==> flow/design.v <==
module comparator_9(
	output	[7:0]		out, 
	input					clk, 
	input					ldFilter, 
	input		[1:0]		selFilter, 
	input		[7:0]		in1, 
	input		[7:0]		in2, 
	input		[7:0]		in3, 
	input		[7:0]		in4, 
	input		[7:0]		in5, 
	input		[7:0]		in6, 
	input		[7:0]		in7, 
	input		[7:0]		in8, 
	input		[7:0]		in9
); 
wire	[7:0] max11, max12, max13, max21, max22, max23, max3; 
wire 	[7:0] med11, med12, med13, med21, med22, med23, med3; 
wire	[7:0]	min11, min12, min13, min21, min22, min23, min3; 
wire			en1, en2, en3; 
assign en1 = (ldFilter == 1) && (selFilter == 1); 
assign en2 = (ldFilter == 1) && (selFilter == 2); 
assign en3 = (ldFilter == 1) && (selFilter == 3); 
comparator comp11(.max (max11), .med (med11), .min (min11), .clk (clk), .en (en1), .in_1 (in1), .in_2 (in2), .in_3 (in3)); 
comparator comp12(.max (max12), .med (med12), .min (min12), .clk (clk), .en (en1), .in_1 (in4), .in_2 (in5), .in_3 (in6));
comparator comp13(.max (max13), .med (med13), .min (min13), .clk (clk), .en (en1), .in_1 (in7), .in_2 (in8), .in_3 (in9));
comparator comp21(.max (max21), .med (med21), .min (min21), .clk (clk), .en (en2), .in_1 (max11), .in_2 (max12), .in_3 (max13));
comparator comp22(.max (max22), .med (med22), .min (min22), .clk (clk), .en (en2), .in_1 (med11), .in_2 (med12), .in_3 (med13));
comparator comp23(.max (max23), .med (med23), .min (min23), .clk (clk), .en (en2), .in_1 (min11), .in_2 (min12), .in_3 (min13));
comparator comp3(.max (max3), .med (med3), .min (min3), .clk (clk), .en (en3), .in_1 (min21), .in_2 (med22), .in_3 (max23));
assign out = med3; 
endmodule
module comparator(
	output reg	[7:0]	max, 
	output reg	[7:0]	med, 
	output reg	[7:0]	min,
	input					clk, 
	input					en, 
	input			[7:0]	in_1, 
	input			[7:0]	in_2, 
	input			[7:0]	in_3
);
always@(posedge clk)
begin
	if(en)
	begin
	  if((in_1 >= in_2) && (in_1 >= in_3) && (in_2 >= in_3)) begin max <= in_1; med <= in_2; min <= in_3; end 
	  else if((in_1 >= in_2) && (in_1 >= in_3) && (in_3 >= in_2)) begin max <= in_1; med <= in_3; min <= in_2; end
	  else if((in_2 >= in_1) && (in_2 >= in_3) && (in_1 >= in_3)) begin max <= in_2; med <= in_1; min <= in_3; end
	  else if((in_2 >= in_1) && (in_2 >= in_3) && (in_3 >= in_1)) begin max <= in_2; med <= in_3; min <= in_1; end
	  else if((in_3 >= in_1) && (in_3 >= in_2) && (in_1 >= in_2)) begin max <= in_3; med <= in_1; min <= in_2; end
	  else if((in_3 >= in_1) && (in_3 >= in_2) && (in_2 >= in_1)) begin max <= in_3; med <= in_2; min <= in_1; end
	end
end
endmodule
module CU(
	output reg				ldAddr, 
	output reg	[2:0]		selAddr, 
	output reg				ldImage, 
	output reg	[2:0]		selImage, 
	output reg				ldFilter, 
	output reg 	[1:0]		selFilter, 
	output reg				done,
	input						clk, 
	input						rst
); 
reg	[3:0]	state; 
parameter S0 = 4'b0000, S1 = 4'b0001, S2 = 4'b0010, S3 = 4'b0011, S4 = 4'b0100, 
  S5 = 4'b0101, S6 = 4'b0110, S7 = 4'b0111, S8 = 4'b1000; 
parameter LENGTH = 640, WIDTH = 480; 
always@(posedge clk or negedge rst)
begin 
	if(!rst)	begin 
	  state <= 0;
	  ldAddr <= 0;			selAddr <= 0; 
	  ldImage <= 0;		selImage <= 0; 
	  ldFilter <= 0;		selFilter <= 0;  
	  done <= 0;  
	end
	else
	begin
		  ldAddr <= 0;			selAddr <= 0; 
		  ldImage <= 0;		selImage <= 0; 
		  ldFilter <= 0;		selFilter <= 0;  
		  done <= 0; 
		  case(state)
		  S0: 	begin state <= S1; 	ldAddr <= 1; 	selAddr <= 1; 		end 
		  S1: 	begin state <= S2; 	ldAddr <= 1; 	selAddr <= 2;  ldImage <= 1; 	selImage <= 1; end
		  S2: 	begin state <= S3; 	ldAddr <= 1; 	selAddr <= 3;  ldImage <= 1; 	selImage <= 2; end
		  S3: 	begin state <= S4; 	ldAddr <= 1; 	selAddr <= 4;  ldImage <= 1; 	selImage <= 3; end
		  S4: 	begin state <= S5; 	ldAddr <= 1; 	selAddr <= 5;  ldImage <= 1; 	selImage <= 4; end
		  S5: 	begin state <= S6;   ldImage <= 1; 	selImage <= 5; end		  
		  S6: 	begin state <= S7; 	ldFilter <= 1; 	selFilter <= 1; 	end 
		  S7: 	begin state <= S8; 	ldFilter <= 1; 	selFilter <= 2; 	end
		  S8: 	begin state <= S0; 	ldFilter <= 1; 	selFilter <= 3;   done <= 1; 	end
        default: begin state <= S0; end
        endcase
	end
end
endmodule 
module DU(
	output 		[7:0]		out, 
	output reg	[18:0]	out_address, 
	output reg				out_valid, 
	output		[18:0]	address_a, 
	output		[18:0]	address_b, 
	input			[7:0]		q_a, 
	input			[7:0]		q_b, 
	input 					clk, 
	input						rst, 
	input						ldAddr, 
	input			[2:0]		selAddr, 
	input 					ldImage,  
	input 		[2:0] 	selImage, 
	input 					ldFilter, 
	input 		[1:0]		selFilter, 
	input                done 
); 
reg 	[18:0]	addr_a; 
reg	[18:0]	addr_b; 
reg 	[7:0] 	in1;  
reg 	[7:0] 	in2; 
reg 	[7:0] 	in3;
reg 	[7:0] 	in4;  
reg 	[7:0] 	in5;  
reg 	[7:0] 	in6;  
reg 	[7:0] 	in7;  
reg 	[7:0] 	in8;  
reg 	[7:0] 	in9;
reg [10:0] column;
reg [9:0] row;
reg [1:0] extra_bits;
reg				ldImage_d; 
reg	[2:0]		selImage_d; 
reg				ldFilter_d; 
reg	[1:0]		selFilter_d; 
parameter LENGTH = 480, WIDTH = 640; 
always@(posedge clk or negedge rst)
begin 
  if(!rst) begin 
    ldImage_d <= 0; selImage_d <= 0; 
    ldFilter_d <= 0; selFilter_d <= 0; 
    out_valid <= 0; 
  end 
  else begin 
    ldImage_d <= ldImage; selImage_d <= selImage; 
    ldFilter_d <= ldFilter; selFilter_d <= selFilter; 
    out_valid <= ldFilter_d && (selFilter_d == 3); 
  end 
end
always@(posedge clk or negedge rst)
begin 
  if(!rst) begin 
    column <= 0; row <= 0; 
  end 
  else if(done) begin 
    if(column == LENGTH - 1) 
	   begin column <= 0; row <= (row == WIDTH - 1) ? 10'd0 : row + 1; end 
	 else column <= column + 1; 
  end
end
always@(posedge clk)
begin 
  if(done) out_address <= LENGTH * row + column; 
end
always@(posedge clk or negedge rst) begin
  if(!rst) begin
    addr_a <= 0; addr_b <= 0;
  end
  else if(ldAddr) begin
  if(row > 0 && row < (WIDTH - 1) && column > 0 && column < (LENGTH - 1) ) begin
    case(selAddr)
    1: begin 	{extra_bits, addr_a} <= LENGTH * (row - 1) + column - 1 ; 	
	  			   {extra_bits, addr_b} <= LENGTH * (row - 1) + column; 	
		 end 
    2: begin 	{extra_bits, addr_a} <= LENGTH * (row - 1) + column + 1; 	
				   {extra_bits, addr_b} <= LENGTH * row + column - 1; 			
		 end
    3: begin 	{extra_bits, addr_a} <= LENGTH * row + column; 	
				   {extra_bits, addr_b} <= LENGTH * row + column + 1; 	
		 end
    4: begin 	{extra_bits, addr_a} <= LENGTH * (row + 1) + column - 1; 	
				   {extra_bits, addr_b} <= LENGTH * (row + 1) + column; 	
		 end
    5: begin 	{extra_bits, addr_a} <= LENGTH * (row + 1) + column + 1;
		 end
  endcase
  end
  else if ((row == 0) || (column == 0) || (column == (LENGTH-1)) || (row == (WIDTH-1) )) begin
    if(selAddr != 0)
    begin  {extra_bits, addr_a} <= LENGTH * row + column; 
			  {extra_bits, addr_b} <= LENGTH * row + column;
			  end
  end 
  end  
  end  
assign address_a = addr_a; 
assign address_b = addr_b; 
always@(posedge clk)
begin 
  if(ldImage_d) 
  begin 
    case(selImage_d)
	 1: begin in1 <= q_a; in2 <= q_b; end 
	 2: begin in3 <= q_a; in4 <= q_b; end
	 3: begin in5 <= q_a; in6 <= q_b; end
	 4: begin in7 <= q_a; in8 <= q_b; end
	 5: begin in9 <= q_a; end
    endcase 
  end 
end
comparator_9 comp(	
	.out				(out), 
	.clk				(clk), 
	.ldFilter		(ldFilter_d), 
	.selFilter		(selFilter_d), 
	.in1				(in1), 
	.in2				(in2), 
	.in3				(in3), 
	.in4				(in4), 
	.in5				(in5), 
	.in6				(in6), 
	.in7				(in7), 
	.in8				(in8), 
	.in9				(in9)
);
endmodule 
module medianFilter(
	output	[7:0]		out, 
	output 	[18:0]	out_address, 
	output				out_valid, 
	output	[18:0]	address_a, 
	output	[18:0]	address_b, 
	input		[7:0]		q_a, 
	input		[7:0]		q_b, 
	input					clk, 
	input 				rst
); 
wire 			ldAddr; 
wire			ldImage; 
wire 			ldFilter; 
wire 			done; 
wire	[2:0]	selAddr; 
wire 	[1:0]	selFilter; 
wire 	[2:0]	selImage; 
DU du(
	.out					(out), 
	.out_address		(out_address), 
	.out_valid			(out_valid), 
	.address_a			(address_a), 
	.address_b			(address_b), 
	.q_a					(q_a), 
	.q_b					(q_b), 
	.clk					(clk), 
	.rst					(rst), 
	.ldAddr				(ldAddr), 
	.selAddr				(selAddr), 
	.ldImage				(ldImage), 
	.selImage			(selImage), 
	.ldFilter			(ldFilter), 
	.selFilter			(selFilter), 
	.done             (done)
); 
CU	cu(
	.ldAddr				(ldAddr), 
	.selAddr				(selAddr), 
	.ldImage				(ldImage), 
	.selImage			(selImage), 
	.ldFilter			(ldFilter), 
	.selFilter			(selFilter), 
	.done					(done), 
	.clk					(clk), 
	.rst					(rst)
); 
endmodule 
From RTL to reports: medianFilter --
What the tools print for medianFilter, step after step. Line numbers count from 1 in the design file above. Operators: Yosys type, input widths -> output width; for muxes data width and select width s. The mark -- stands for no value.
Set-up: design top medianFilter, clock input clk, library sky130hd, library corner tt_025C_1v80

Word level --
Counts by Yosys on the flattened word-level netlist (proc, flatten, opt, wreduce; memories kept). Register bits leave out memories and registers merged into their read ports (data or address). Print and check cells are left out. Cells with the same type and inputs are merged into one.
Cells by class: add/subtract/negate cells 12, multipliers 3, div/mod/pow operators 0, $lt $le $gt $ge 46, eq/ne operators 25, shift-type cells 0, muxes and demuxes 94, bitwise logic cells 0, reductions and logical operators 103
Operators with widths (count):
- $mux 8 | 78
- $ge 8x8->1 | 42
- $mul 4x32->14 const A | 1
- $pmux 19 s5 | 1
- $pmux 19 s4 | 1
- $mux 19 | 4
- $logic_and 1x1->1 | 69
- $add 19x1->19 const B | 3
- $sub 19x1->19 const B | 3
- $add 19x11->19 | 3
- $mul 4x10->14 const A | 1
- $mul 4x11->14 const A | 1
- $reduce_bool 6->1 | 7
- $pmux 4 s8 | 1
- $pmux 3 s5 | 2
- $reduce_and 2->1 | 13
- $eq 4x3->1 const B | 4
- $eq 3x2->1 const B | 4
- $eq 3x3->1 const B | 4
- $add 10x1->11 const B | 1
- $sub 10x1->11 const B | 1
- $add 11x1->11 const B | 1
- $gt 11x1->1 const B | 1
- $lt 11x9->1 const B | 1
- $eq 11x9->1 const B | 1
- $logic_not 11->1 | 1
- $mux 11 | 1
- $gt 10x1->1 const B | 1
Not listed: further kinds 21, cells in them 32.
Storage and ports: register bits 278, bits in latches 0, bits in writable memories 0, memory bits (read-only) 0, word width x clocked read ports 0, memory cells 0, input port bits 18, output and inout port bits 66, word-level cells 323

Longest topological paths --
Longest topological path by Yosys (ltp), each cell counted once; first at word level (registers and memories cut), then after technology mapping (sequential cells cut; the memories' decode and read muxes count).
Depth: depth after elaboration 9, ABC_AREA 0, gate-level depth with buffers 25, mapped depth without buffers 24

Netlist --
The flow's flattened synthesis, as Yosys stat reports it; memories are mapped. The netlist is that of the ABC_AREA named above (0 if unset); the other value can give another one.
Cells by type:
- sky130_fd_sc_hd__edfxtp_1 | count 195, total area 5.86E+03 um^2
- sky130_fd_sc_hd__ha_1 | count 296, total area 3.7E+03 um^2
- sky130_fd_sc_hd__dfrtp_1 | count 87, total area 2.18E+03 um^2
- sky130_fd_sc_hd__inv_1 | count 257, total area 964.675 um^2
- sky130_fd_sc_hd__a21oi_1 | count 180, total area 900.864 um^2
- sky130_fd_sc_hd__o21ai_0 | count 175, total area 875.84 um^2
- sky130_fd_sc_hd__fa_1 | count 42, total area 840.806 um^2
- sky130_fd_sc_hd__xnor2_1 | count 86, total area 753.222 um^2
- sky130_fd_sc_hd__nor2_1 | count 188, total area 705.677 um^2
- sky130_fd_sc_hd__nand2_1 | count 153, total area 574.301 um^2
- sky130_fd_sc_hd__mux2i_1 | count 48, total area 480.461 um^2
- sky130_fd_sc_hd__o21a_1 | count 50, total area 375.36 um^2
- sky130_fd_sc_hd__a21o_1 | count 49, total area 367.853 um^2
- sky130_fd_sc_hd__nand4_1 | count 53, total area 331.568 um^2
- sky130_fd_sc_hd__xor2_1 | count 36, total area 315.302 um^2
- sky130_fd_sc_hd__nand2b_1 | count 47, total area 294.032 um^2
- sky130_fd_sc_hd__o22ai_1 | count 41, total area 256.496 um^2
- sky130_fd_sc_hd__nor2b_1 | count 40, total area 250.24 um^2
Not listed: further types 84, cells in them 553.
Synthesis totals: cells in the netlist 2576, chip area (Yosys) 24080.6 um^2, sequential part of the area 8059.0 um^2, flip-flops 283, buffer cells 58
The figures by module come from a second, unflattened synthesis with its own total; it is not the netlist above.
Second synthesis, totals: cell total of the unflattened synthesis 3139, area (unflattened synthesis) 29477.0 um^2
Each row is one instance without its submodules.
By module:
- comparator | instances 7, cells 253, area 2287.2 um^2, sequential area 720.7 um^2
- DU | instances 1, cells 1333, area 12839.8 um^2, sequential area 4409.2 um^2
- CU | instances 1, cells 32, area 601.8 um^2, sequential area 526.8 um^2
- comparator_9 | instances 1, cells 3, area 25.0 um^2, sequential area 0.0 um^2
- medianFilter | instances 1, cells 0, area 0.0 um^2, sequential area 0.0 um^2

Worst setup path after synthesis --
Source: OpenSTA report_checks on the synthesized netlist (no wires, ideal clock, input and output delay 20% of the period each), path of least setup slack; recovery checks are left aside. Register names are those of the netlist, which keeps one name where synthesis merged equal registers.
Timing after synthesis: path type reg2reg, start register du.row[0], end register du.addr_a[16], clock period 7.0 ns, library setup time 0.080 ns, time at the first pin 0.000 ns, data arrival time 5.625 ns, required time 6.920 ns, slack 1.295 ns, delay of the path 5.705 ns, stages on the path 24, buffers on the path 1, synthesis period reached 5.705 ns
"delay of the path" is the arrival time less input delay plus setup time. "stages on the path" counts driving pins, that of a launching flip-flop among them; a cell with two outputs on the path counts twice. "synthesis period reached" = period - worst setup slack (recovery checks aside). The figure is calculated, with input and output delays left at 20% of the set period. The rows between start and end are the longest chain of elaborated cells between them; the timing report does not say that the signal goes this way. Where chains are equally long, one stands for them. A line is the first line of the expression or statement that the cell stems from. Yosys adds cells for indexed reads and writes and turns some case tables into memories.
Between the ends, after synthesis: cell sequence sky130_fd_sc_hd__dfrtp_1 sky130_fd_sc_hd__clkbuf_1 sky130_fd_sc_hd__inv_1 sky130_fd_sc_hd__ha_1 sky130_fd_sc_hd__xnor2_1 sky130_fd_sc_hd__inv_1 sky130_fd_sc_hd__ha_1 sky130_fd_sc_hd__xor2_1 sky130_fd_sc_hd__fa_1 sky130_fd_sc_hd__inv_1 sky130_fd_sc_hd__ha_1 sky130_fd_sc_hd__a21oi_1 sky130_fd_sc_hd__xnor2_1 sky130_fd_sc_hd__ha_1 sky130_fd_sc_hd__or2_2 sky130_fd_sc_hd__o32a_1 sky130_fd_sc_hd__a21boi_0 sky130_fd_sc_hd__or3_1 sky130_fd_sc_hd__and4_1 sky130_fd_sc_hd__nand4_4 sky130_fd_sc_hd__or4_1 sky130_fd_sc_hd__a21oi_1 sky130_fd_sc_hd__o311ai_1 sky130_fd_sc_hd__a2bb2oi_1, length of the longest elaborated chain 6, elaborated cells between the ends (all ways) 30, those cells by class 9 x add/sub; 3 x mul; 2 x compare; 2 x eq/ne; 4 x mux; 10 x reduce/logical
Ends and longest elaborated chain, after synthesis:
- from (decl) | RTL line 130 | reg [9:0] row;
- from (assign) | RTL line 153 | column <= 0; row <= 0;
- from (assign) | RTL line 157 | begin column <= 0; row <= (row == WIDTH - 1) ? 10'd0 : row + 1; end
- $add 10x1->11 | RTL line 184 | 5: begin {extra_bits, addr_a} <= LENGTH * (row + 1) + column + 1;
- $mul 4x11->14 | RTL line 184
- $add 19x11->19 | RTL line 184
- $add 19x1->19 | RTL line 184
- $pmux 19 s5 | RTL line 171 | case(selAddr)
- $mux 19 | RTL line 170 | if(row > 0 && row < (WIDTH - 1) && column > 0 && column < (LENGTH - 1) ) begin
- to (assign) | RTL line 167 | addr_a <= 0; addr_b <= 0;
- to (decl) | RTL line 118 | reg [18:0] addr_a;

Path in the finished layout --
From the final timing report of run 1: the path of least setup slack in the routed layout; clock arrival at registers is part of the times.
Timing post-layout: path type reg2reg, start register du.row[0], end register du.addr_a[18], clock period 7.0 ns, library setup time 0.12 ns, time at the first pin 0.56 ns, data arrival time 6.95 ns, required time 7.44 ns, slack 0.49 ns, stages on the path 21, buffers on the path 0
The rows between start and end are the longest chain of elaborated cells between them; the timing report does not say that the signal goes this way. Where chains are equally long, one stands for them.
Between the ends, post-layout: cell sequence sky130_fd_sc_hd__dfrtp_1 sky130_fd_sc_hd__ha_1 sky130_fd_sc_hd__and3_1 sky130_fd_sc_hd__nand2_1 sky130_fd_sc_hd__xnor2_1 sky130_fd_sc_hd__inv_1 sky130_fd_sc_hd__fa_1 sky130_fd_sc_hd__inv_1 sky130_fd_sc_hd__fa_1 sky130_fd_sc_hd__inv_1 sky130_fd_sc_hd__ha_1 sky130_fd_sc_hd__a21o_1 sky130_fd_sc_hd__a41oi_1 sky130_fd_sc_hd__xnor2_2 sky130_fd_sc_hd__nor4b_2 sky130_fd_sc_hd__mux2i_1 sky130_fd_sc_hd__a211oi_1 sky130_fd_sc_hd__nand4_1 sky130_fd_sc_hd__xnor2_1 sky130_fd_sc_hd__mux2i_1 sky130_fd_sc_hd__a31oi_1, length of the longest elaborated chain 6, elaborated cells between the ends (all ways) 30, those cells by class 9 x add/sub; 3 x mul; 2 x compare; 2 x eq/ne; 4 x mux; 10 x reduce/logical
Ends and longest elaborated chain, post-layout:
- from (decl) | RTL line 130 | reg [9:0] row;
- from (assign) | RTL line 153 | column <= 0; row <= 0;
- from (assign) | RTL line 157 | begin column <= 0; row <= (row == WIDTH - 1) ? 10'd0 : row + 1; end
- $add 10x1->11 | RTL line 184 | 5: begin {extra_bits, addr_a} <= LENGTH * (row + 1) + column + 1;
- $mul 4x11->14 | RTL line 184
- $add 19x11->19 | RTL line 184
- $add 19x1->19 | RTL line 184
- $pmux 19 s5 | RTL line 171 | case(selAddr)
- $mux 19 | RTL line 170 | if(row > 0 && row < (WIDTH - 1) && column > 0 && column < (LENGTH - 1) ) begin
- to (assign) | RTL line 167 | addr_a <= 0; addr_b <= 0;
- to (decl) | RTL line 118 | reg [18:0] addr_a;

Appendix: measured runs

medianFilter through Yosys and OpenROAD on sky130hd: 3 stored runs, unordered, with their settings and measured results. The constraints put input and output delay at 20% of the set period each and load the outputs with 0.01 pF.
"period achieved" is the run's clock period less its worst setup slack. It is reckoned from that one timing run; input and output delays stay at 20% of the period that was set.
"critical path time" = time allowed to the worst setup path (clock period - input delay - output delay, where it has them) - its slack; a late launch clock adds to it, a late capture clock takes from it.
By "power" is meant OpenSTA's value without simulated activity: inputs other than the clock are taken to toggle once in ten clock periods, and the tool carries that through the logic.

* Run 1 | settings: CORE_UTILIZATION 40; PLACE_DENSITY 0.6; period_ns 7.0; CAP_MARGIN 20; CORE_MARGIN 2; SLEW_MARGIN 20 | results: post-synthesis cell area 24080.6 um^2; utilization after routing 45.8 %; power 0.003734 W; standard-cell area of the final layout 27161.0 um^2; smallest setup slack 0.490 ns; overall die area 62180.4 um^2; critical path time 6.51 ns; kind of the worst setup path reg2reg; period achieved 6.510 ns; post-route worst hold slack 0.348 ns; total negative setup slack 0.000 ns
* Run 2 | settings: CORE_UTILIZATION 40; PLACE_DENSITY 0.6; period_ns 6.67; CAP_MARGIN 20; CORE_MARGIN 2; SLEW_MARGIN 20 | results: smallest setup slack 0.518 ns; critical path time 6.15 ns; kind of the worst setup path reg2reg; period achieved 6.152 ns; overall die area 62180.4 um^2; utilization after routing 45.8 %; power 0.003844 W; total negative setup slack 0.000 ns; standard-cell area of the final layout 27123.5 um^2; post-synthesis cell area 24080.6 um^2; post-route worst hold slack 0.347 ns
* Run 3 | settings: CORE_UTILIZATION 25; PLACE_DENSITY 0.6; period_ns 6.67; CAP_MARGIN 20; CORE_MARGIN 2; SLEW_MARGIN 20 | results: post-route worst hold slack 0.346 ns; period achieved 6.310 ns; critical path time 6.31 ns; kind of the worst setup path reg2reg; total negative setup slack 0.000 ns; power 0.003877 W; overall die area 98822.2 um^2; post-synthesis cell area 24080.6 um^2; standard-cell area of the final layout 27721.6 um^2; smallest setup slack 0.360 ns; utilization after routing 29.1 %
